==> flow/design.v <==
module branch_history_register #(parameter M = 4) (
    input logic clk,
    input logic reset,
    input logic branch_outcome,   
    output logic [M-1:0] bhr_out  
);
    always_ff @(posedge clk or posedge reset) begin
        if (reset) 
            bhr_out <= 0;  
        else 
            bhr_out <= {bhr_out[M-2:0], branch_outcome};  
    end
endmodule
module mnk_bit_predictor #(parameter K = 4,
                        parameter N = 2,
                        parameter M = 4
                        ) (
    input logic clk,
    input logic reset,
    input logic [K-1:0] index,
    input logic [M-1:0] bhr_in,
    input logic branch_outcome,        
    output logic prediction            
);
    logic [N-1:0] pht [((1<<K)*(1<<M))-1:0];  
    logic [K + M -1:0] new_index;
    assign new_index = {bhr_in,index};
    assign prediction = pht[new_index][N-1];
    always_ff @(posedge clk , posedge reset) begin
        if (reset) begin
            for (int i = 0; i < (1<<K)*(1<<M); i++)
                pht[i] <= 0;  
        end
        else begin
            if (branch_outcome) begin
                if (~(&pht[new_index]))
                    pht[new_index] <= pht[new_index] + 1;
            end
            else begin
                if (pht[new_index] > 0)
                    pht[new_index] <= pht[new_index] - 1;
            end
        end
    end
endmodule
module predictor_top #(parameter M = 3, parameter K = 4, parameter N = 3) (
    input logic clk,
    input logic reset,
    input logic [K-1:0] index,
    input logic branch_outcome,  
    output logic prediction,      
    output logic success
);
    logic [M-1:0] bhr_out;      
    branch_history_register #(M) bhr_inst (
        .clk(clk),
        .reset(reset),
        .branch_outcome(branch_outcome),
        .bhr_out(bhr_out)
    );
    mnk_bit_predictor #(K, N, M) pht_inst (
        .clk(clk),
        .reset(reset),
        .index(index),
        .bhr_in (bhr_out),
        .branch_outcome(branch_outcome),
        .prediction(prediction)
    );
    always_comb  begin
        if (prediction == branch_outcome)
        begin success = 1; end
        else begin
        success = 0;
        end
    end 
endmodule
From RTL to reports: predictor_top
The steps from the RTL of predictor_top to its reports follow in flow order.
Line numbers count from 1 in the design file above.
Cell names lack the library's common part.
Not given: -

set-up
  top = predictor_top
  clock input = clk
  standard-cell library = sky130hd
  corner = tt_025C_1v80

Word-level counts
Source: Yosys, flattened and elaborated. Widths are those after wreduce. Registers that Yosys merges into a memory's read port (data or address) are not register bits. Print and check cells do not count. Equal cells are merged and count once.

word-level totals
  cells after elaboration = 1040
  register bits = 387

operators by class
  magnitude comparators = 1
  equality and inequality tests = 129
  reduce/logical cells = 131
  add/subtract/negate cells = 2
  mux-type cells = 648

operators with widths
  kind                                                            count
  two-way mux 3 bit                                               646
  equality test 7 bit (second input constant)                     64
  AND reduction 3 bit                                             129
  case mux 3 bit (select 128 bit)                                 1
  equality test 7 x 6 -> 1 bit (second input constant)            32
  equality test 7 x 5 -> 1 bit (second input constant)            16
  equality test 7 x 4 -> 1 bit (second input constant)            8
  equality test 7 x 3 -> 1 bit (second input constant)            4
  equality test 7 x 2 -> 1 bit (second input constant)            2
  equality test 7 x 1 -> 1 bit (second input constant)            1
  logical NOT 7 bit                                               1
  adder 3 x 1 -> 3 bit (second input constant)                    1
  subtractor 3 x 1 -> 3 bit (second input constant)               1
  greater-than comparator 3 x 1 -> 1 bit (second input constant)  1
  inequality test 2 bit (second input constant)                   1
  nonzero test 2 bit                                              1
  equality test 1 bit                                             1
  two-way mux 1 bit                                               1

Depth
Depth = most cells in a row (Yosys ltp): at word level without a register or memory, in the mapped netlist without a sequential cell, where the memories' decode and read muxes count.

logic depth
  depth after elaboration = 10
  ABC_AREA = 0
  gate-level depth with buffers = 19

Netlist
The flow's flattened synthesis, as Yosys stat reports it; memories are mapped. The netlist is that of the ABC_AREA named above (0 if unset); the other value can give another one.

mapped netlist
  buffer cells = 181
  cell count = 1795
  mapped area = 19510.0 um^2
  flip-flop cells = 387

cell types
  cell type  count
  dfrtp_1    387
  mux2_2     253
  o21ai_0    246
  nor2_1     133
  a22oi_1    58
  buf_2      67
  nand3_1    67
  clkbuf_1   85
  mux2_4     16
  a32oi_1    27
  nand2_1    61
  o211ai_1   28
  and3b_1    19
  o22ai_1    20
  nor4bb_1   12
  buf_6      10
  nor2b_1    17
  a21oi_1    21

Other cell types: 67; their cells: 268.
By module: a second synthesis without flattening, with its own total; a netlist apart from the flattened one above.

unflattened totals
  cell total of the unflattened synthesis = 1616
  area total of the unflattened synthesis = 19562.5 um^2

Rows give one instance, submodules left out.

by module
  module                         cells  instances  area (um^2)
  mnk_bit_predictor              1611   1          19474.9
  branch_history_register (M=3)  4      1          78.8
  predictor_top                  1      1          8.8

Worst setup path after synthesis
Source: OpenSTA report_checks on the synthesized netlist (no wires, ideal clock, input and output delay 20% of the period each), path of least setup slack; recovery checks are left aside. Register names are those of the netlist, which keeps one name where synthesis merged equal registers.

timing post-synthesis
  kind = input -> register
  from = in index[3]
  to = reg pht_inst.pht[56][2]
  stages on the path = 17
  input delay = 1.200 ns
  library setup time = 0.128 ns
  path delay = 3.542 ns
  period = 6.0 ns
  arrival time = 4.614 ns
  required time = 5.872 ns
  time at the first pin = 1.200 ns
  slack = 1.259 ns
  period reached after synthesis = 4.741 ns

"path delay" is the arrival time less input delay plus setup time.
"stages on the path" counts driving pins, that of a launching flip-flop among them; a cell with two outputs on the path counts twice.
"period reached after synthesis" = period - worst setup slack (recovery checks aside). The figure is calculated, with input and output delays left at 20% of the set period.
The rows between start and end are the longest chain of elaborated cells between them; the timing report does not say that the signal goes this way. Where chains are equally long, one stands for them.
Each line given opens the expression or statement behind the cell; cells for indexed reads and writes are added by Yosys, which also makes memories of some case tables.
At most two assigning lines are given for a register; there are more.

between the ends, post-synthesis
  cells stage by stage = buf_6 buf_6 buf_2 buf_2 buf_1 mux2i_1 o32ai_1 a2111oi_0 nand4_1 nor4b_2 nor2_1 buf_2 fa_1 xor2_1 buf_2 buf_2 mux2_1
  cells in the longest elaborated chain = 10

RTL lines, path post-synthesis
  what                                    line  RTL
  start, declared                         49    input logic [K-1:0] index,
  equality test 7 bit                     40    if (pht[new_index] > 0)
  case mux 3 bit (select 128 bit)         40
  two-way mux 3 bit                       35    if (branch_outcome) begin
  greater-than comparator 3 x 1 -> 1 bit  40
  two-way mux 3 bit                       40
  two-way mux 3 bit                       35
  subtractor 3 x 1 -> 3 bit               41    pht[new_index] <= pht[new_index] - 1;
  two-way mux 3 bit                       41
  two-way mux 3 bit                       40
  two-way mux 3 bit                       35
  end, assigned                           37    pht[new_index] <= pht[new_index] + 1;
  end, assigned                           41
  end, declared                           25    logic [N-1:0] pht [((1<<K)*(1<<M))-1:0];

Path in the finished layout
From the final timing report of job 1: the path of least setup slack in the routed layout; clock arrival at registers is part of the times.

timing post-layout
  kind = register -> output
  from = reg bhr_inst.bhr_out[1]
  to = out success
  slack = 0.07 ns
  required time = 4.74 ns
  time at the first pin = 0.57 ns
  output delay = 1.18 ns
  arrival time = 4.67 ns
  stages on the path = 13
  period = 5.92 ns

The rows between start and end are the longest chain of elaborated cells between them; the timing report does not say that the signal goes this way. Where chains are equally long, one stands for them.

between the ends, post-layout
  cells stage by stage = dfrtp_1 buf_4 nor3_2 buf_4 a32oi_1 nor2_1 or4_1 or2_0 nor4b_2 buf_4 nor2_1 xnor2_1 clkdlybuf4s50_1
  cells in the longest elaborated chain = 4

RTL lines, path post-layout
  what                             line  RTL
  start, declared                  5     output logic [M-1:0] bhr_out
  start, assigned                  9     bhr_out <= 0;
  start, assigned                  11    bhr_out <= {bhr_out[M-2:0], branch_outcome};
  equality test 7 bit              28    assign prediction = pht[new_index][N-1];
  case mux 3 bit (select 128 bit)  28
  equality test 1 bit              70    if (prediction == branch_outcome)
  two-way mux 1 bit                70
  end, declared                    52    output logic success

Subject: flow runs of predictor_top

Hi,

Measured results for predictor_top: 5 stored runs of the Yosys and OpenROAD flow on sky130hd. The settings differ; the order carries no meaning. The constraints put input and output delay at 20% of the set period each and load the outputs with 0.01 pF.
"achieved clock period (ns)" means the clock period less the worst setup slack. The figure is calculated, with input and output delays left at 20% of the set period.
"worst setup path time (ns)": the worst setup path's part of the clock period (all of it between registers, 20% less for each end at a port) less its slack. A launch clock that arrives late makes it longer, a capture clock that arrives late makes it shorter.
"finish__power__total": no workload was simulated; the value follows from the tool's default switching activity.

settings of job 1
{
  "CORE_UTILIZATION": 56,
  "PLACE_DENSITY": 0.6,
  "period_ns": 5.92,
  "CAP_MARGIN": 20,
  "CORE_MARGIN": 2,
  "SLEW_MARGIN": 20
}
report of job 1
yosys chip area after synthesis (um^2): 19510.0
finish__design__die__area: 36347.4
finish__design__instance__area__stdcell: 22345.2
finish__design__instance__utilization: 0.6485
finish__timing__setup__ws: 0.066
finish__timing__setup__tns: 0.000
finish__timing__hold__ws: 0.503
finish__power__total: 8.252e-03
achieved clock period (ns): 5.854
worst setup path time (ns): 4.67
worst setup path kind: register -> output

settings of job 2
{
  "CAP_MARGIN": 0,
  "CORE_UTILIZATION": 55,
  "CTS_CLUSTER_DIAMETER": 131,
  "MIN_ROUTING_LAYER": "met1",
  "PLACE_DENSITY_LB_ADDON": 0.15,
  "SETUP_SLACK_MARGIN": 0.41,
  "period_ns": 4.55,
  "CORE_MARGIN": 2,
  "SLEW_MARGIN": 20
}
report of job 2
yosys chip area after synthesis (um^2): 19510.0
finish__design__die__area: 36994.7
finish__design__instance__area__stdcell: 27535.2
finish__design__instance__utilization: 0.7932
finish__timing__setup__ws: -0.186
finish__timing__setup__tns: -17.654
finish__timing__hold__ws: 0.497
finish__power__total: 1.405e-02
achieved clock period (ns): 4.736
worst setup path time (ns): 3.83
worst setup path kind: input -> register

settings of job 3
{
  "ABC_AREA": 1,
  "CORE_MARGIN": 6,
  "CORE_UTILIZATION": 24,
  "GPL_ROUTABILITY_DRIVEN": 1,
  "MIN_ROUTING_LAYER": "met2",
  "PLACE_DENSITY_LB_ADDON": 0.28,
  "period_ns": 7.0,
  "CAP_MARGIN": 20,
  "SLEW_MARGIN": 20
}
report of job 3
yosys chip area after synthesis (um^2): 20440.9
finish__design__die__area: 92318.7
finish__design__instance__area__stdcell: 23537.6
finish__design__instance__utilization: 0.2804
finish__timing__setup__ws: 0.558
finish__timing__setup__tns: 0.000
finish__timing__hold__ws: 0.467
finish__power__total: 6.925e-03
achieved clock period (ns): 6.442
worst setup path time (ns): 3.64
worst setup path kind: input -> output

settings of job 4
{
  "CELL_PAD_IN_SITES_GLOBAL_PLACEMENT": 1,
  "CORE_MARGIN": 4,
  "CTS_CLUSTER_DIAMETER": 80,
  "CTS_CLUSTER_SIZE": 21,
  "TNS_END_PERCENT": 25,
  "period_ns": 6.0,
  "CAP_MARGIN": 20,
  "CORE_UTILIZATION": 40,
  "SLEW_MARGIN": 20
}
report of job 4
yosys chip area after synthesis (um^2): 19510.0
finish__design__die__area: 52372.3
finish__design__instance__area__stdcell: 22145.0
finish__design__instance__utilization: 0.4619
finish__timing__setup__ws: 0.095
finish__timing__setup__tns: 0.000
finish__timing__hold__ws: 0.497
finish__power__total: 7.528e-03
achieved clock period (ns): 5.905
worst setup path time (ns): 4.71
worst setup path kind: register -> output

settings of job 5
{
  "ABC_AREA": 1,
  "CAP_MARGIN": 35,
  "CELL_PAD_IN_SITES_GLOBAL_PLACEMENT": 3,
  "CORE_ASPECT_RATIO": 1.31,
  "CORE_MARGIN": 6,
  "CORE_UTILIZATION": 43,
  "CTS_CLUSTER_DIAMETER": 277,
  "MAX_ROUTING_LAYER": "met4",
  "PLACE_DENSITY_LB_ADDON": 0.22,
  "SLEW_MARGIN": 10,
  "TNS_END_PERCENT": 80,
  "period_ns": 8.32
}
report of job 5: did not finish, place, FLW-0024

Regards
